==> flow/design.v <==
module fifo # (
	parameter DATA_WIDTH = 32,
	parameter DEPTH = 16,
	parameter LOG2DEPTH = 4
) (
	input clk,
	input reset_n,
	input i_flush,
	input [DATA_WIDTH-1:0] i_data,
	input i_write_enable,
	output o_full,
	output [DATA_WIDTH-1:0] o_data,
	input i_read_enable,
	output o_empty,
	output o_almost_empty
);
	reg [DATA_WIDTH-1:0] ram [0:DEPTH-1];
	reg [LOG2DEPTH-1:0] r_read_addr, r_write_addr;
	reg [LOG2DEPTH:0] r_count;
	wire w_enqueue, w_dequeue;
	assign w_dequeue = i_read_enable & !o_empty;
	assign w_enqueue = i_write_enable & (!o_full | i_read_enable);
	always @(posedge clk or negedge reset_n) begin
		if (!reset_n) begin
			r_write_addr <= 0;
		end else begin
			if (i_flush) begin
				r_write_addr <= 0;
			end else if (w_enqueue) begin
				if (r_write_addr == DEPTH-1) begin
					r_write_addr <= 0;
				end else begin
					r_write_addr <= r_write_addr + 1;
				end
			end
		end
	end
	integer  i;
	always @(posedge clk or negedge reset_n) begin
		if (!reset_n) begin
			for (i = 0; i < DEPTH; i = i + 1) begin
				ram[i] <= 0;
			end
		end else if (w_enqueue) begin
			ram[r_write_addr] <= i_data;
		end
	end
	always @(posedge clk or negedge reset_n) begin
		if (!reset_n) begin
			r_read_addr <= 0;
		end else begin
			if (i_flush) begin
				r_read_addr <= 0;
			end else if (w_dequeue) begin
				if (r_read_addr == DEPTH-1) begin
					r_read_addr <= 0;
				end else begin
					r_read_addr <= r_read_addr + 1;
				end
			end
		end
	end
	always @(posedge clk or negedge reset_n) begin
		if (!reset_n) begin
			r_count <= 0;
		end else begin
			if (i_flush) begin
				r_count <= 0;
			end else begin
				if (!o_full & i_write_enable & !w_dequeue) begin
					r_count <= r_count + 1;
				end else if (w_dequeue & !i_write_enable) begin
					r_count <= r_count - 1;
				end
			end
		end
	end
	assign o_full = (r_count == DEPTH);
	assign o_empty = (r_count == 0);
	assign o_almost_empty = (r_count <= 1);
	assign o_data = ~o_empty ? ram[r_read_addr] : 0;
endmodule
module command_control #(
	parameter RESET_CYCLES = 100
) (
	input wire clk,
	input wire reset_n,
	output wire [(32 - 1):0] o_addr,
	output wire [(32 - 1):0] o_write_data,
	output wire o_write_valid,
	input wire i_write_ready,
	input wire [(32 - 1):0] i_read_data,
	output wire o_read_req,
	input wire i_read_valid,
	input wire [((1 + 4 + 4 + 16) - 1):0] usb_flit_data,
	output wire [(8 - 1):0] o_response,
	input wire usb_rd_n,
	input wire usb_wr_n,
	input wire usb_ce_n,
	output wire usb_isout,
	output wire o_sw_reset_n
);
	wire w_parity;
	wire [4-1:0] w_flit_type;
	wire [4-1:0] w_flit_data_len;
	wire [16-1:0] w_flit_payload;
	assign {w_parity, w_flit_type, w_flit_data_len, w_flit_payload} = usb_flit_data;
	wire w_parity_error;
	assign w_parity_error = ^usb_flit_data != 0;
	reg [(32 - 1):0] r_addr;
	localparam STATE_W = 11;
	localparam STATE_WAIT_B = 0;
	localparam STATE_WAIT = 1 << STATE_WAIT_B;				 
	localparam STATE_READ_ADDR_B = 1;
	localparam STATE_READ_ADDR = 1 << STATE_READ_ADDR_B;	 
	localparam STATE_WAIT_READ_B = 2;
	localparam STATE_WAIT_READ = 1 << STATE_WAIT_READ_B;	 
	localparam STATE_SEND_READY_B = 3;
	localparam STATE_SEND_READY = 1 << STATE_SEND_READY_B;	 
	localparam STATE_SEND_DATA_B = 4;
	localparam STATE_SEND_DATA = 1 << STATE_SEND_DATA_B;	 
	localparam STATE_WRITE_ADDR_B = 5;
	localparam STATE_WRITE_ADDR = 1 << STATE_WRITE_ADDR_B;	 
	localparam STATE_WRITE_UPPER_B = 6;
	localparam STATE_WRITE_UPPER = 1 << STATE_WRITE_UPPER_B; 
	localparam STATE_WRITE_LOWER_B = 7;
	localparam STATE_WRITE_LOWER = 1 << STATE_WRITE_LOWER_B; 
	localparam STATE_SYNC_WRITE_B = 8;
	localparam STATE_SYNC_WRITE = 1 << STATE_SYNC_WRITE_B;	 
	localparam STATE_RESET_B = 9;
	localparam STATE_RESET = 1 << STATE_RESET_B;			 
	localparam STATE_RESPOND_B = 10;
	localparam STATE_RESPOND = 1 << STATE_RESPOND_B;		 
	reg [STATE_W-1:0] r_state;
	reg [(8 - 1):0] r_response;
	reg [16-1:0] r_recv_data_count;
	wire w_read_enable;
	wire w_write_enable;
	reg r_usb_ce_n;
	always @(posedge clk or negedge reset_n) begin
		if (!reset_n) begin
			r_usb_ce_n <= 1'b1;
		end else begin
			r_usb_ce_n <= usb_ce_n;
		end
	end
	assign w_read_enable = r_usb_ce_n == 1'b1 && usb_ce_n == 1'b0 && usb_rd_n == 1'b0;
	assign w_write_enable = r_usb_ce_n == 1'b1 && usb_ce_n == 1'b0 && usb_wr_n == 1'b0;
	reg [4-1:0] r_write_data_len;
	reg [(32 - 1):0] r_write_data;
	reg [16:0] r_write_data_count;
	wire w_write_buf_dequeue;
	reg r_write_buf_enqueue;
	wire w_write_buf_flush;
	wire w_write_buf_empty;
	wire [(32 - 1):0] w_write_buf_data;
	fifo write_buffer (
		.clk(clk),
		.reset_n(reset_n),
		.i_flush(w_write_buf_flush),
		.i_data(r_write_data),
		.i_write_enable(r_write_buf_enqueue),
		.o_full(),
		.o_data(w_write_buf_data),
		.i_read_enable(w_write_buf_dequeue),
		.o_empty(w_write_buf_empty),
		.o_almost_empty()
	);
	assign w_write_buf_dequeue = o_write_valid && i_write_ready;
	assign w_write_buf_flush = r_state[STATE_WAIT_B] && !w_write_buf_empty;
	reg [4-1:0] r_read_data_len;
	reg [16:0] r_read_data_count;
	reg r_read_buf_dequeue;
	wire w_read_buf_enqueue;
	wire w_read_buf_empty;
	wire [(32 - 1):0] w_read_buf_data;
	wire w_read_buf_flush;
	reg r_read_valid;  
	fifo read_buffer (
		.clk(clk),
		.reset_n(reset_n),
		.i_data(i_read_data),
		.i_write_enable(w_read_buf_enqueue),
		.i_flush(w_read_buf_flush),
		.o_full(),
		.o_data(w_read_buf_data),
		.i_read_enable(r_read_buf_dequeue),
		.o_empty(w_read_buf_empty),
		.o_almost_empty()
	);
	always @(posedge clk or negedge reset_n) begin
		if (!reset_n) begin
			r_read_valid <= 0;
		end else begin
			r_read_valid <= i_read_valid;
		end
	end
	assign w_read_buf_enqueue = r_state[STATE_WAIT_READ_B] && i_read_valid && r_read_data_count <= r_read_data_len;
	assign o_read_req = r_state[STATE_WAIT_READ_B] & !r_read_valid;
	assign w_read_buf_flush = r_state[STATE_WAIT_B] && !w_read_buf_empty;
	wire w_state_reset;
	assign w_state_reset = usb_flit_data[(1 + 4 + 4 + 16)-1:8] == 17'h0FF_FF && w_read_enable;
	localparam RESET_COUNT_W = $clog2(RESET_CYCLES);
	reg [RESET_COUNT_W-1:0] r_reset_count;
	always @(posedge clk or negedge reset_n) begin
		if (!reset_n) begin
			r_state <= STATE_WAIT;
			r_recv_data_count <= 0;
			r_write_data <= 0;
			r_read_data_len <= 0;
			r_write_data_len <= 0;
			r_addr <= 0;
			r_write_buf_enqueue <= 0;
			r_response <= 8'hff;
			r_reset_count <= 0;
		end else begin
			r_write_buf_enqueue <= 0;
			if (w_state_reset) begin
				r_state <= STATE_WAIT;
			end else begin
				case (r_state)
					STATE_WAIT: begin
						if (w_write_enable) begin
							if (w_parity_error) begin
								r_response <= 8'h01;
								r_state <= STATE_RESPOND;
							end else begin
								case (w_flit_type)
									4'h0: begin
										r_state <= STATE_READ_ADDR;
										r_read_data_len <= w_flit_data_len;
										r_addr <= {w_flit_payload, 16'h0000};
									end
									4'h2: begin
										r_state <= STATE_WRITE_ADDR;
										r_write_data_len <= w_flit_data_len;
										r_recv_data_count <= 0;
										r_addr <= {w_flit_payload, 16'h0000};
									end
									4'h6: begin
										r_state <= STATE_RESET;
										r_reset_count <= 0;
									end
									default: begin
										r_response <= 8'h02;
										r_state <= STATE_RESPOND;
									end
								endcase
							end
						end
					end
					STATE_READ_ADDR: begin
						if (w_write_enable) begin
							if (w_parity_error) begin
								r_response <= 8'h01;
								r_state <= STATE_RESPOND;
							end else if (w_flit_type == 4'h1) begin
								r_addr[(16 - 1):0] <= w_flit_payload;
								r_state <= STATE_WAIT_READ;
							end else begin
								r_response <= 8'h01;
								r_state <= STATE_RESPOND;
							end
						end
					end
					STATE_WRITE_ADDR: begin
						if (w_write_enable) begin
							if (w_parity_error) begin
								r_response <= 8'h01;
								r_state <= STATE_RESPOND;
							end else if (w_flit_type == 4'h3) begin
								r_addr[(16 - 1):0] <= w_flit_payload;
								r_state <= STATE_WRITE_UPPER;
							end else begin
								r_response <= 8'h02;
								r_state <= STATE_RESPOND;
							end
						end
					end
					STATE_WRITE_UPPER: begin
						if (w_write_enable) begin
							if (w_parity_error) begin
								r_response <= 8'h01;
								r_state <= STATE_RESPOND;
							end else if (w_flit_type == 4'h4) begin
								r_state <= STATE_WRITE_LOWER;
								r_write_data <= {w_flit_payload, 16'h0000};
							end else begin
								r_response <= 8'h02;
								r_state <= STATE_RESPOND;
							end
						end
					end
					STATE_WRITE_LOWER: begin
						if (w_write_enable) begin
							if (w_parity_error) begin
								r_response <= 8'h01;
								r_state <= STATE_RESPOND;
							end else if (w_flit_type == 4'h5) begin
								r_write_data[(16 - 1):0] <= w_flit_payload;
								r_write_buf_enqueue <= 1;
								if (r_recv_data_count == r_write_data_len) begin
									r_state <= STATE_SYNC_WRITE;
								end else begin
									r_recv_data_count <= r_recv_data_count + 1;
									r_state <= STATE_WRITE_UPPER;
								end
							end else begin
								r_response <= 8'h02;
								r_state <= STATE_RESPOND;
							end
						end
					end
					STATE_SYNC_WRITE: begin
						if (w_write_buf_empty && !r_write_buf_enqueue) begin
							r_response <= 8'h00;
							r_state <= STATE_RESPOND;
						end
					end
					STATE_WAIT_READ: begin
						if (r_read_data_count == r_read_data_len + 1) begin
							r_state <= STATE_SEND_READY;
						end
					end
					STATE_SEND_READY: begin
						if (w_read_enable) begin
							r_state <= STATE_SEND_DATA;
						end
					end
					STATE_SEND_DATA: begin
						if (w_read_buf_empty) begin
							r_response <= 8'h00;
							r_state <= STATE_RESPOND;
						end
					end
					STATE_RESET: begin
						if (r_reset_count == RESET_CYCLES) begin
							r_state <= STATE_RESPOND;
							r_response <= 8'h00;
						end else begin
							r_reset_count <= r_reset_count + 1;
						end
					end
					STATE_RESPOND: begin
						if (w_read_enable) begin
							r_state <= STATE_WAIT;
						end
					end
				endcase
			end
		end
	end
	always @(posedge clk or negedge reset_n) begin
		if (!reset_n) begin
			r_read_data_count <= 0;
		end else begin
			if (r_state[STATE_READ_ADDR_B]) begin
				r_read_data_count <= 0;
			end else if (r_state[STATE_WAIT_READ_B] && r_read_data_count <= r_read_data_len) begin
				if (i_read_valid) begin
					r_read_data_count <= r_read_data_count + 1;
				end
			end
		end
	end
	always @(posedge clk or negedge reset_n) begin
		if (!reset_n) begin
			r_write_data_count <= 0;
		end else begin
			if (r_state[STATE_WRITE_ADDR_B]) begin
				r_write_data_count <= 0;
			end else if (w_write_buf_dequeue) begin
				r_write_data_count <= r_write_data_count + 1;
			end
		end
	end
	reg [1:0] r_byte_count;
	always @(posedge clk or negedge reset_n) begin
		if (!reset_n) begin
			r_byte_count <= 0;
			r_read_buf_dequeue <= 0;
		end else begin
			r_read_buf_dequeue <= 0;
			if (r_state[STATE_SEND_DATA_B]) begin
				if (w_read_enable) begin
					if (r_byte_count == 3) begin
						r_byte_count <= 0;
						r_read_buf_dequeue <= 1;
					end else begin
						r_byte_count <= r_byte_count + 1;
					end
				end
			end
		end
	end
	reg [(8 - 1):0] r_response_out;
	reg [1:0] r_isout_pipe;
	always @(posedge clk or negedge reset_n) begin
		if (!reset_n) begin
			r_response_out <= 8'hff;
			r_isout_pipe <= 0;
		end else begin
			r_isout_pipe <= {r_isout_pipe[0], (usb_ce_n == 1'b0 && usb_rd_n == 1'b0)};
			if (w_read_enable) begin
				case (r_state)
					STATE_SEND_READY: begin
						r_response_out <= 8'h03;
					end
					STATE_SEND_DATA: begin
						r_response_out <= w_read_buf_data[r_byte_count * 8 +: 8];
					end
					STATE_RESPOND: begin
						r_response_out <= r_response;
					end
					default: begin
						r_response_out <= 8'hff;
					end
				endcase
			end
		end
	end
	assign o_response = r_response_out;
	assign usb_isout = r_isout_pipe[1];
	assign o_addr = (r_state[STATE_WAIT_READ_B]) ? r_addr + (r_read_data_count * 4) :
					(o_write_valid) ? r_addr + (r_write_data_count * 4) : 0;
	assign o_write_data = w_write_buf_data;
	assign o_write_valid = (r_state[STATE_WRITE_UPPER_B] || r_state[STATE_WRITE_LOWER_B] ||
							r_state[STATE_SYNC_WRITE_B]) && !w_write_buf_empty;
	assign o_sw_reset_n = r_state[STATE_RESET_B] ? 1'b0 : 1'b1;
endmodule
`timescale 1 ns / 1 ps
	module usb_interface_v1_0_M00_AXI #
	(
		parameter  C_M_START_DATA_VALUE	= 32'h00000000,
		parameter  C_M_TARGET_SLAVE_BASE_ADDR	= 32'h00000000,
		parameter integer C_M_AXI_ADDR_WIDTH	= 32,
		parameter integer C_M_AXI_DATA_WIDTH	= 32,
		parameter integer C_M_TRANSACTIONS_NUM	= 4
	)
	(
		input wire [(32 - 1):0] i_addr,
		input wire [(32 - 1):0] i_write_data,
		input wire i_write_valid,
		output wire o_write_ready,
		output wire [(32 - 1):0] o_read_data,
		input wire i_read_req,
		output wire o_read_data_valid,
		input wire  M_AXI_ACLK,
		input wire  M_AXI_ARESETN,
		output wire [C_M_AXI_ADDR_WIDTH-1 : 0] M_AXI_AWADDR,
		output wire [2 : 0] M_AXI_AWPROT,
		output wire  M_AXI_AWVALID,
		input wire  M_AXI_AWREADY,
		output wire [C_M_AXI_DATA_WIDTH-1 : 0] M_AXI_WDATA,
		output wire [C_M_AXI_DATA_WIDTH/8-1 : 0] M_AXI_WSTRB,
		output wire  M_AXI_WVALID,
		input wire  M_AXI_WREADY,
		input wire [1 : 0] M_AXI_BRESP,
		input wire  M_AXI_BVALID,
		output wire  M_AXI_BREADY,
		output wire [C_M_AXI_ADDR_WIDTH-1 : 0] M_AXI_ARADDR,
		output wire [2 : 0] M_AXI_ARPROT,
		output wire  M_AXI_ARVALID,
		input wire  M_AXI_ARREADY,
		input wire [C_M_AXI_DATA_WIDTH-1 : 0] M_AXI_RDATA,
		input wire [1 : 0] M_AXI_RRESP,
		input wire  M_AXI_RVALID,
		output wire  M_AXI_RREADY
	);
	reg r_axi_awvalid, r_axi_wvalid, r_axi_bready;
	reg r_axi_arvalid, r_axi_rready;
	reg [C_M_AXI_ADDR_WIDTH-1 : 0] 	r_axi_awaddr;
	reg [C_M_AXI_DATA_WIDTH-1 : 0] 	r_axi_wdata;
	reg [C_M_AXI_ADDR_WIDTH-1 : 0] 	r_axi_araddr;
	reg [C_M_AXI_DATA_WIDTH-1 : 0] r_read_data;
	reg r_rvalid;
	reg r_read_req, r_read_req_delayed;
	reg r_write_valid, r_write_valid_delayed;
	reg r_axi_awready, r_axi_wready;
	wire w_raise_read_req;
	wire w_raise_write_valid;
	assign w_raise_read_req = r_read_req && ~r_read_req_delayed;
	assign w_raise_write_valid = r_write_valid && ~r_write_valid_delayed;
	assign M_AXI_AWADDR	= C_M_TARGET_SLAVE_BASE_ADDR + r_axi_awaddr;
	assign M_AXI_WDATA	= r_axi_wdata;
	assign M_AXI_AWPROT	= 3'b000;
	assign M_AXI_AWVALID	= r_axi_awvalid;
	assign M_AXI_WVALID	= r_axi_wvalid;
	assign M_AXI_WSTRB	= 4'b1111;
	assign M_AXI_BREADY	= r_axi_bready;
	assign M_AXI_ARADDR	= C_M_TARGET_SLAVE_BASE_ADDR + r_axi_araddr;
	assign M_AXI_ARVALID	= r_axi_arvalid;
	assign M_AXI_ARPROT	= 3'b001;
	assign M_AXI_RREADY = i_read_req;
	assign o_write_ready = r_axi_awready && r_axi_wready;
	assign o_read_data_valid = r_rvalid;
	assign o_read_data = r_read_data;
	always @(posedge M_AXI_ACLK) begin
		if (M_AXI_ARESETN == 0) begin
			r_read_req <= 0;
			r_read_req_delayed <= 0;
			r_write_valid <= 0;
			r_write_valid_delayed <= 0;
		end else begin
			r_read_req <= i_read_req;
			r_read_req_delayed <= r_read_req;
			r_write_valid <= i_write_valid;
			r_write_valid_delayed <= r_write_valid;
		end
	end
	always @(posedge M_AXI_ACLK) begin
		if (M_AXI_ARESETN == 0) begin
			r_axi_awvalid <= 1'b0;
		end else begin
			if (w_raise_write_valid) begin
				r_axi_awvalid <= 1'b1;
			end else if (M_AXI_AWREADY && r_axi_awvalid) begin
				r_axi_awvalid <= 1'b0;
			end
		end
	end
	always @(posedge M_AXI_ACLK) begin
		if (M_AXI_ARESETN == 0) begin
			r_axi_wvalid <= 1'b0;
		end else if (w_raise_write_valid) begin
			r_axi_wvalid <= 1'b1;
 		end else if (M_AXI_WREADY && r_axi_wvalid) begin
			r_axi_wvalid <= 1'b0;
		end
	end
	always @(posedge M_AXI_ACLK) begin
		if (M_AXI_ARESETN == 0) begin
			r_axi_awready <= 1'b0;
			r_axi_wready <= 1'b0;
		end else begin
			if (r_axi_awready && r_axi_wready) begin
				r_axi_awready <= 1'b0;
				r_axi_wready <= 1'b0;
			end else begin
				if (M_AXI_AWREADY) begin
					r_axi_awready <= 1'b1;
				end
				if (M_AXI_WREADY) begin
					r_axi_wready <= 1'b1;
				end
			end
		end
	end
	always @(posedge M_AXI_ACLK) begin
		if (M_AXI_ARESETN == 0) begin
			r_axi_bready <= 1'b0;
		end else if (M_AXI_BVALID && ~r_axi_bready) begin
			r_axi_bready <= 1'b1;
		end else if (r_axi_bready) begin
			r_axi_bready <= 1'b0;
		end
	end
	always @(posedge M_AXI_ACLK) begin
		if (M_AXI_ARESETN == 0) begin
			r_axi_arvalid <= 1'b0;
		end else if (w_raise_read_req) begin
			r_axi_arvalid <= 1'b1;
		end	else if (M_AXI_ARREADY && r_axi_arvalid) begin
				r_axi_arvalid <= 1'b0;
		end
	end
	always @(posedge M_AXI_ACLK) begin
		if (M_AXI_ARESETN == 0) begin
			r_read_data <= 0;
			r_rvalid <= 0;
		end else begin
			r_rvalid <= M_AXI_RVALID;
			if (M_AXI_RVALID) begin
				r_read_data <= M_AXI_RDATA;
			end
		end
	end
	always @(posedge M_AXI_ACLK) begin
		if (M_AXI_ARESETN == 0) begin
			r_axi_awaddr <= 0;
		end else if (w_raise_write_valid) begin
			r_axi_awaddr <= i_addr;
		end
	end
	always @(posedge M_AXI_ACLK) begin
		if (M_AXI_ARESETN == 0) begin
			r_axi_wdata <= C_M_START_DATA_VALUE;
		end else if (w_raise_write_valid) begin
			r_axi_wdata <= i_write_data;
		end
	end
	always @(posedge M_AXI_ACLK) begin
		if (M_AXI_ARESETN == 0) begin
			r_axi_araddr <= 0;
		end else if (w_raise_read_req) begin
			r_axi_araddr <= i_addr;
		end
	end
endmodule
`timescale 1 ns / 1 ps
module usb_interface_v1_0 #
(
	parameter RESET_CYCLES = 100,
	parameter  C_M00_AXI_START_DATA_VALUE	= 32'h00000000,
	parameter  C_M00_AXI_TARGET_SLAVE_BASE_ADDR	= 32'h00000000,
	parameter integer C_M00_AXI_ADDR_WIDTH	= 32,
	parameter integer C_M00_AXI_DATA_WIDTH	= 32,
	parameter integer C_M00_AXI_TRANSACTIONS_NUM	= 4
) (
	input wire [(8 - 1):0] usb_data_in,
	output wire [(8 - 1):0] usb_data_out,
	output wire usb_data_oe,
	input wire [(1 + 4 + 4 + 16)-8-1:0] usb_addr,
	input wire usb_rd_n,
	input wire usb_wr_n,
	input wire usb_ce_n,
	output wire sw_reset_n,
	input wire  m00_axi_aclk,
	input wire  m00_axi_aresetn,
	output wire [C_M00_AXI_ADDR_WIDTH-1 : 0] m00_axi_awaddr,
	output wire [2 : 0] m00_axi_awprot,
	output wire  m00_axi_awvalid,
	input wire  m00_axi_awready,
	output wire [C_M00_AXI_DATA_WIDTH-1 : 0] m00_axi_wdata,
	output wire [C_M00_AXI_DATA_WIDTH/8-1 : 0] m00_axi_wstrb,
	output wire  m00_axi_wvalid,
	input wire  m00_axi_wready,
	input wire [1 : 0] m00_axi_bresp,
	input wire  m00_axi_bvalid,
	output wire  m00_axi_bready,
	output wire [C_M00_AXI_ADDR_WIDTH-1 : 0] m00_axi_araddr,
	output wire [2 : 0] m00_axi_arprot,
	output wire  m00_axi_arvalid,
	input wire  m00_axi_arready,
	input wire [C_M00_AXI_DATA_WIDTH-1 : 0] m00_axi_rdata,
	input wire [1 : 0] m00_axi_rresp,
	input wire  m00_axi_rvalid,
	output wire  m00_axi_rready
);
	wire [(32 - 1):0] w_addr_from_usb;
	wire [(32 - 1):0] w_usb_write_data;
	wire w_usb_write_valid;
	wire w_usb_write_ready;
	wire [(32 - 1):0] w_usb_read_data;
	wire w_usb_read_req;
	wire w_usb_read_valid;
	wire w_is_output;
	wire [(8 - 1):0] w_usb_in_data;
	wire [(8 - 1):0] w_usb_out_data;
	usb_interface_v1_0_M00_AXI # (
		.C_M_START_DATA_VALUE(C_M00_AXI_START_DATA_VALUE),
		.C_M_TARGET_SLAVE_BASE_ADDR(C_M00_AXI_TARGET_SLAVE_BASE_ADDR),
		.C_M_AXI_ADDR_WIDTH(C_M00_AXI_ADDR_WIDTH),
		.C_M_AXI_DATA_WIDTH(C_M00_AXI_DATA_WIDTH),
		.C_M_TRANSACTIONS_NUM(C_M00_AXI_TRANSACTIONS_NUM)
	) usb_interface_v1_0_M00_AXI_inst (
		.i_addr(w_addr_from_usb),
		.i_write_data(w_usb_write_data),
		.i_write_valid(w_usb_write_valid),
		.o_write_ready(w_usb_write_ready),
		.o_read_data(w_usb_read_data),
		.i_read_req(w_usb_read_req),
		.o_read_data_valid(w_usb_read_valid),
		.M_AXI_ACLK(m00_axi_aclk),
		.M_AXI_ARESETN(m00_axi_aresetn),
		.M_AXI_AWADDR(m00_axi_awaddr),
		.M_AXI_AWPROT(m00_axi_awprot),
		.M_AXI_AWVALID(m00_axi_awvalid),
		.M_AXI_AWREADY(m00_axi_awready),
		.M_AXI_WDATA(m00_axi_wdata),
		.M_AXI_WSTRB(m00_axi_wstrb),
		.M_AXI_WVALID(m00_axi_wvalid),
		.M_AXI_WREADY(m00_axi_wready),
		.M_AXI_BRESP(m00_axi_bresp),
		.M_AXI_BVALID(m00_axi_bvalid),
		.M_AXI_BREADY(m00_axi_bready),
		.M_AXI_ARADDR(m00_axi_araddr),
		.M_AXI_ARPROT(m00_axi_arprot),
		.M_AXI_ARVALID(m00_axi_arvalid),
		.M_AXI_ARREADY(m00_axi_arready),
		.M_AXI_RDATA(m00_axi_rdata),
		.M_AXI_RRESP(m00_axi_rresp),
		.M_AXI_RVALID(m00_axi_rvalid),
		.M_AXI_RREADY(m00_axi_rready)
	);
	assign w_usb_in_data = usb_data_in;
	assign usb_data_out = w_usb_out_data;
	assign usb_data_oe = w_is_output;
	command_control #(
		.RESET_CYCLES(RESET_CYCLES)
	) command_control_inst (
		.clk(m00_axi_aclk),
		.reset_n(m00_axi_aresetn),
		.o_addr(w_addr_from_usb),
		.o_write_data(w_usb_write_data),
		.o_write_valid(w_usb_write_valid),
		.i_write_ready(w_usb_write_ready),
		.i_read_data(w_usb_read_data),
		.o_read_req(w_usb_read_req),
		.i_read_valid(w_usb_read_valid),
		.o_sw_reset_n(sw_reset_n),
		.o_response(w_usb_out_data),
		.usb_rd_n(usb_rd_n),
		.usb_wr_n(usb_wr_n),
		.usb_ce_n(usb_ce_n),
		.usb_flit_data({usb_addr, w_usb_in_data}),
		.usb_isout(w_is_output)
	);
endmodule
# Step by step through the tools: usb_interface_v1_0
# Each step is given for the RTL above and for the edited RTL.
# Lines under "before" count in the file above, lines under "after" in the edited file.
# "change": "after" minus "before" as printed here.
# A cell with - has no value.
[inputs]
top = "usb_interface_v1_0"
clock_port = "m00_axi_aclk"
cell_library = "sky130hd"
corner = "tt_025C_1v80"

# Diff
# The edit as a unified diff against the file above.
# This change comes from a script, not from a designer. No optimisation was intended, and the edited design may behave differently.
# begin of diff
@@ -604,5 +604,5 @@
 	parameter  C_M00_AXI_START_DATA_VALUE	= 32'h00000000,
 	parameter  C_M00_AXI_TARGET_SLAVE_BASE_ADDR	= 32'h00000000,
-	parameter integer C_M00_AXI_ADDR_WIDTH	= 32,
+	parameter integer C_M00_AXI_ADDR_WIDTH	= 16,
 	parameter integer C_M00_AXI_DATA_WIDTH	= 32,
 	parameter integer C_M00_AXI_TRANSACTIONS_NUM	= 4
# end of diff

# Word-level counts
# Yosys after proc, flatten, opt, wreduce and memory -nomap, before mapping. Print and check cells are not counted. Equal cells are merged and count once.
[bits]
columns = ["item", "before", "after", "change"]
rows = [
  ["register_bits", 1353, 1305, -48],
]
[classes]
columns = ["item", "before", "after", "change"]
rows = [
  ["add_sub_neg", 16, 16, 0],
  ["n_cmp", 1, 1, 0],
  ["n_eq", 122, 122, 0],
  ["mux", 120, 120, 0],
  ["logic", 22, 22, 0],
  ["reduce_and_logical", 105, 104, -1],
  ["shifts", 1, 1, 0],
]
[op_table]
columns = ["operator", "before", "after", "change"]
rows = [
  ["16-bit 2-to-1 mux", 22, 24, 2],
  ["32-bit 2-to-1 mux", 4, 2, -2],
  ["32-bit by 19-bit adder with 32-bit output", 2, 0, -2],
  ["16-bit adder", 0, 2, 2],
  ["5-bit AND reduction", 4, 3, -1],
  ["17-bit by 32-bit equality test with 1-bit output", 1, 0, -1],
  ["17-bit by 5-bit equality test with 1-bit output", 0, 1, 1],
]
# Operator kinds equal on both sides are left out: 74.

# Depth
# Longest topological path by Yosys (ltp), each cell counted once; first at word level (registers and memories cut), then after technology mapping (sequential cells cut; the memories' decode and read muxes count).
[logic_depth]
columns = ["item", "before", "after", "change"]
rows = [
  ["ltp_word", 9, 9, 0],
  ["abc_area", "0", "0", "-"],
  ["depth_mapped", 15, 15, 0],
  ["mapped_depth_nobuf", 14, 14, 0],
]

# After synthesis
# Source: synth_stat.txt of the flow (Yosys; design flattened, memories mapped). It holds for the ABC_AREA given above (unset counts as 0); a run with the other value may have another netlist.
[by_type]
columns = ["cell", "before", "after", "change"]
rows = [
  ["sky130_fd_sc_hd__buf_1", 84, 15, -69],
  ["sky130_fd_sc_hd__clkbuf_1", 301, 245, -56],
  ["sky130_fd_sc_hd__buf_2", 36, 89, 53],
  ["sky130_fd_sc_hd__nand3_1", 135, 85, -50],
  ["sky130_fd_sc_hd__mux2_1", 0, 35, 35],
  ["sky130_fd_sc_hd__mux2_2", 1073, 1039, -34],
  ["sky130_fd_sc_hd__dfxtp_1", 139, 107, -32],
  ["sky130_fd_sc_hd__o21ai_0", 123, 92, -31],
  ["sky130_fd_sc_hd__nor2_1", 204, 179, -25],
  ["sky130_fd_sc_hd__a21oi_1", 177, 153, -24],
  ["sky130_fd_sc_hd__buf_4", 10, 33, 23],
  ["sky130_fd_sc_hd__inv_1", 73, 51, -22],
  ["sky130_fd_sc_hd__nand4_1", 93, 73, -20],
  ["sky130_fd_sc_hd__dfrtp_1", 1196, 1177, -19],
  ["sky130_fd_sc_hd__and3_1", 61, 42, -19],
  ["sky130_fd_sc_hd__a22o_1", 90, 72, -18],
  ["sky130_fd_sc_hd__o21ai_2", 1, 16, 15],
  ["sky130_fd_sc_hd__a31oi_1", 32, 22, -10],
]
# Cell types equal on both sides are left out: 14.
# Not every row of either side is listed.
[mapped]
columns = ["item", "before", "after", "change"]
rows = [
  ["synth_area_um2", 61739.2, 58539.9, -3199.3],
  ["stdcells", 5125, 4700, -425],
  ["n_buf", 433, 394, -39],
  ["flip_flops", 1348, 1297, -51],
]
# By module: a second synthesis without flattening, with its own total; a netlist apart from the flattened one above.
[unflattened]
columns = ["item", "before", "after", "change"]
rows = [
  ["hier_cells", 5322, 5201, -121],
  ["hier_area_um2", 64156.5, 63043.0, -1113.5],
]
# Rows give one instance, submodules left out.
[modules_before]
columns = ["module", "n_cells", "n_inst", "area_um2", "mod_seq_area_um2"]
rows = [
  ["fifo", 1843, 2, 24209.5, 13137.6],
  ["command_control (RESET_CYCLES=100)", 1105, 1, 10405.0, 3995.1],
  ["usb_interface_v1_0_M00_AXI", 531, 1, 5332.6, 2782.7],
  ["usb_interface_v1_0", 0, 1, 0.0, 0.0],
]
[modules_after]
columns = ["module", "n_cells", "n_inst", "area_um2", "mod_seq_area_um2"]
rows = [
  ["fifo", 1843, 2, 24209.5, 13137.6],
  ["command_control (RESET_CYCLES=100)", 1105, 1, 10405.0, 3995.1],
  ["usb_interface_v1_0_M00_AXI", 410, 1, 4219.0, 2142.1],
  ["usb_interface_v1_0", 0, 1, 0.0, 0.0],
]

# Timing after synthesis
# Source: OpenSTA report_checks on the synthesized netlist (no wires, ideal clock, input and output delay 20% of the period each), path of least setup slack; recovery checks are left aside. Register names are those of the netlist, which keeps one name where synthesis merged equal registers.
[synth_timing]
columns = ["item", "before", "after", "change"]
rows = [
  ["path_kind", "input-to-reg", "input-to-reg", "-"],
  ["from", "in usb_addr[12]", "in usb_addr[12]", "-"],
  ["to", "reg command_control_inst.r_recv_data_count[13]", "reg command_control_inst.r_recv_data_count[3]", "-"],
  ["launch_ns", 2.000, 2.000, 0.000],
  ["clock_period_ns", 10.0, 10.0, 0.0],
  ["in_delay_ns", 2.000, 2.000, 0.000],
  ["path_delay_ns", 2.638, 2.225, -0.413],
  ["slack_ns", 5.362, 5.775, 0.413],
  ["arrival_time_ns", 4.573, 4.160, -0.413],
  ["path_buffers", 0, 2, 2],
  ["path_stages", 10, 12, 2],
  ["setup_time_ns", 0.065, 0.065, 0.000],
  ["synth_period_reached_ns", 4.638, 4.225, -0.413],
]
# "path_delay_ns" = arrival - input delay + setup time.
# "path_stages" counts driving pins, that of a launching flip-flop among them; a cell with two outputs on the path counts twice.
# "synth_period_reached_ns" = period - worst setup slack (recovery checks aside). The figure is calculated, with input and output delays left at 20% of the set period.
# The rows between start and end are the longest chain of elaborated cells between them; the timing report does not say that the signal goes this way. Where chains are equally long, one stands for them.
# Each line given opens the expression or statement behind the cell; cells for indexed reads and writes are added by Yosys, which also makes memories of some case tables.
# A register here has more assigning lines than the two given.
[synth_via_before]
cell_sequence = "sky130_fd_sc_hd__inv_1 sky130_fd_sc_hd__ha_1 sky130_fd_sc_hd__xnor2_1 sky130_fd_sc_hd__xnor2_1 sky130_fd_sc_hd__xnor3_1 sky130_fd_sc_hd__xnor2_1 sky130_fd_sc_hd__a41oi_1 sky130_fd_sc_hd__or4_1 sky130_fd_sc_hd__or3_1 sky130_fd_sc_hd__nand2_1"
elab_chain_cells = 5
cells_between = 19
classes_between = "eq/ne (7); mux (7); logic (1); reduce/logical (4)"
[synth_lines_before]
columns = ["item", "line", "rtl"]
rows = [
  ["start: declaration", 613, "input wire [(1 + 4 + 4 + 16)-8-1:0] usb_addr,"],
  ["4-bit by 3-bit equality test with 1-bit output", 299, "end else if (w_flit_type == 4'h5) begin"],
  ["16-bit 2-to-1 mux", 299, ""],
  ["16-bit 2-to-1 mux", 296, "if (w_parity_error) begin"],
  ["16-bit 2-to-1 mux", 295, "if (w_write_enable) begin"],
  ["16-bit case mux with 2-bit select", 221, "case (r_state)"],
  ["end: assignment", 208, "r_recv_data_count <= 0;"],
  ["end: assignment", 305, "r_recv_data_count <= r_recv_data_count + 1;"],
  ["end: declaration", 136, "reg [16-1:0] r_recv_data_count;"],
]
[synth_via_after]
cell_sequence = "sky130_fd_sc_hd__inv_1 sky130_fd_sc_hd__ha_1 sky130_fd_sc_hd__xnor2_1 sky130_fd_sc_hd__xnor2_1 sky130_fd_sc_hd__xnor3_1 sky130_fd_sc_hd__xnor2_1 sky130_fd_sc_hd__buf_4 sky130_fd_sc_hd__and2_1 sky130_fd_sc_hd__buf_2 sky130_fd_sc_hd__nand3_2 sky130_fd_sc_hd__or3b_1 sky130_fd_sc_hd__nand2_1"
elab_chain_cells = 5
cells_between = 19
classes_between = "eq/ne (7); mux (7); logic (1); reduce/logical (4)"
[synth_lines_after]
columns = ["item", "line", "rtl"]
rows = [
  ["start: declaration", 613, "input wire [(1 + 4 + 4 + 16)-8-1:0] usb_addr,"],
  ["4-bit by 3-bit equality test with 1-bit output", 299, "end else if (w_flit_type == 4'h5) begin"],
  ["16-bit 2-to-1 mux", 299, ""],
  ["16-bit 2-to-1 mux", 296, "if (w_parity_error) begin"],
  ["16-bit 2-to-1 mux", 295, "if (w_write_enable) begin"],
  ["16-bit case mux with 2-bit select", 221, "case (r_state)"],
  ["end: assignment", 208, "r_recv_data_count <= 0;"],
  ["end: assignment", 305, "r_recv_data_count <= r_recv_data_count + 1;"],
  ["end: declaration", 136, "reg [16-1:0] r_recv_data_count;"],
]

# Timing after layout
# Path of least setup slack in the final report of each run of pair A (OpenROAD, finished layout, wires in). Where an end is a register, its clock arrival counts in the times.
[layout_timing]
columns = ["item", "before", "after", "change"]
rows = [
  ["path_kind", "reg-to-reg", "reg-to-output", "-"],
  ["from", "reg command_control_inst.read_buffer.r_read_addr[1]", "reg command_control_inst.r_state[2]", "-"],
  ["to", "reg command_control_inst.r_response_out[4]", "out m00_axi_rready", "-"],
  ["arrival_time_ns", 4.91, 2.98, -1.93],
  ["path_stages", 13, 4, -9],
  ["slack_ns", 1.30, 1.41, 0.11],
  ["setup_time_ns", 0.05, "-", "-"],
  ["launch_ns", 0.79, 0.78, -0.01],
  ["output_delay_ns", "-", 1.10, "-"],
  ["path_buffers", 2, 1, -1],
  ["clock_period_ns", 5.49, 5.49, 0.00],
]
# The rows between start and end are the longest chain of elaborated cells between them; the timing report does not say that the signal goes this way. Where chains are equally long, one stands for them.
# A register here has more assigning lines than the two given.
[layout_via_before]
cell_sequence = "sky130_fd_sc_hd__dfrtp_1 sky130_fd_sc_hd__inv_1 sky130_fd_sc_hd__ha_1 sky130_fd_sc_hd__buf_4 sky130_fd_sc_hd__or4_1 sky130_fd_sc_hd__nor2_2 sky130_fd_sc_hd__buf_4 sky130_fd_sc_hd__a222oi_1 sky130_fd_sc_hd__nand4_1 sky130_fd_sc_hd__o21ai_0 sky130_fd_sc_hd__o311ai_0 sky130_fd_sc_hd__o211a_1 sky130_fd_sc_hd__o22a_1"
elab_chain_cells = 5
cells_between = 20
classes_between = "eq/ne (15); shift (1); mux (3); reduce/logical (1)"
[layout_lines_before]
columns = ["item", "line", "rtl"]
rows = [
  ["start: declaration", 18, "reg [LOG2DEPTH-1:0] r_read_addr, r_write_addr;"],
  ["start: assignment", 50, "r_read_addr <= 0;"],
  ["start: assignment", 58, "r_read_addr <= r_read_addr + 1;"],
  ["4-bit equality test", 81, "assign o_data = ~o_empty ? ram[r_read_addr] : 0;"],
  ["32-bit case mux with 16-bit select", 81, ""],
  ["32-bit 2-to-1 mux", 81, ""],
  ["32-bit by 6-bit variable part select with 8-bit output", 410, "r_response_out <= w_read_buf_data[r_byte_count * 8 +: 8];"],
  ["8-bit case mux with 3-bit select", 405, "case (r_state)"],
  ["end: assignment", 410, ""],
  ["end: assignment", 413, "r_response_out <= r_response;"],
  ["end: declaration", 396, "reg [(8 - 1):0] r_response_out;"],
]
[layout_via_after]
cell_sequence = "sky130_fd_sc_hd__dfrtp_1 sky130_fd_sc_hd__inv_1 sky130_fd_sc_hd__nor2_1 sky130_fd_sc_hd__clkdlybuf4s50_1"
elab_chain_cells = 1
cells_between = 1
classes_between = "logic (1)"
[layout_lines_after]
columns = ["item", "line", "rtl"]
rows = [
  ["start: declaration", 134, "reg [STATE_W-1:0] r_state;"],
  ["start: assignment", 207, "r_state <= STATE_WAIT;"],
  ["start: assignment", 219, "r_state <= STATE_WAIT;"],
  ["1-bit bitwise AND", 199, "assign o_read_req = r_state[STATE_WAIT_READ_B] & !r_read_valid;"],
  ["end: declaration", 638, "output wire m00_axi_rready"],
]

# Measured runs
# Both versions went through the flow (Yosys, OpenROAD) with the same settings in each pair. Constraints: input delay and output delay 20% of the set period each, output load 0.01 pF.
[flow_settings_pair_A]
CORE_UTILIZATION = 40
PLACE_DENSITY = 0.6
period_ns = 5.49
CAP_MARGIN = 20
CORE_MARGIN = 2
SLEW_MARGIN = 20
[results_pair_A]
columns = ["item", "before", "after", "change"]
rows = [
  ["final_cell_area_um2", 71089.4, 66791.6, -4297.8],
  ["final_setup_ws_ns", 1.300, 1.412, 0.112],
  ["dieArea_um2", 157506.0, 149425.0, -8081.0],
  ["totalPower_mw", 24.393, 21.583, -2.810],
  ["tns_setup_ns", 0.000, 0.000, 0.000],
  ["timing.achieved_period_ns", 4.190, 4.078, -0.112],
  ["synth_chip_area_um2", 61739.2, 58539.9, -3199.3],
]
[flow_settings_pair_B]
CELL_PAD_IN_SITES_DETAIL_PLACEMENT = 0
CELL_PAD_IN_SITES_GLOBAL_PLACEMENT = 0
CORE_MARGIN = 9
CORE_UTILIZATION = 32
CTS_CLUSTER_SIZE = 53
GPL_ROUTABILITY_DRIVEN = 1
MAX_ROUTING_LAYER = "met5"
PLACE_DENSITY_LB_ADDON = 0.03
TNS_END_PERCENT = 65
period_ns = 3.26
CAP_MARGIN = 20
SLEW_MARGIN = 20
[results_pair_B]
columns = ["item", "before", "after", "change"]
rows = [
  ["final_cell_area_um2", 75479.9, 70520.1, -4959.8],
  ["final_setup_ws_ns", 0.081, 0.112, 0.031],
  ["dieArea_um2", 209073.0, 198657.0, -10416.0],
  ["totalPower_mw", 42.749, 37.856, -4.893],
  ["tns_setup_ns", 0.000, 0.000, 0.000],
  ["worst_hold_slack_ns", 0.357, 0.330, -0.027],
  ["timing.achieved_period_ns", 3.179, 3.148, -0.031],
  ["synth_chip_area_um2", 61739.2, 58539.9, -3199.3],
]
# "timing.achieved_period_ns" means the clock period less the worst setup slack. The figure is calculated, with input and output delays left at 20% of the set period.
# "totalPower_mw" rests on the timing tool's default activity at the inputs, not on a simulated workload.
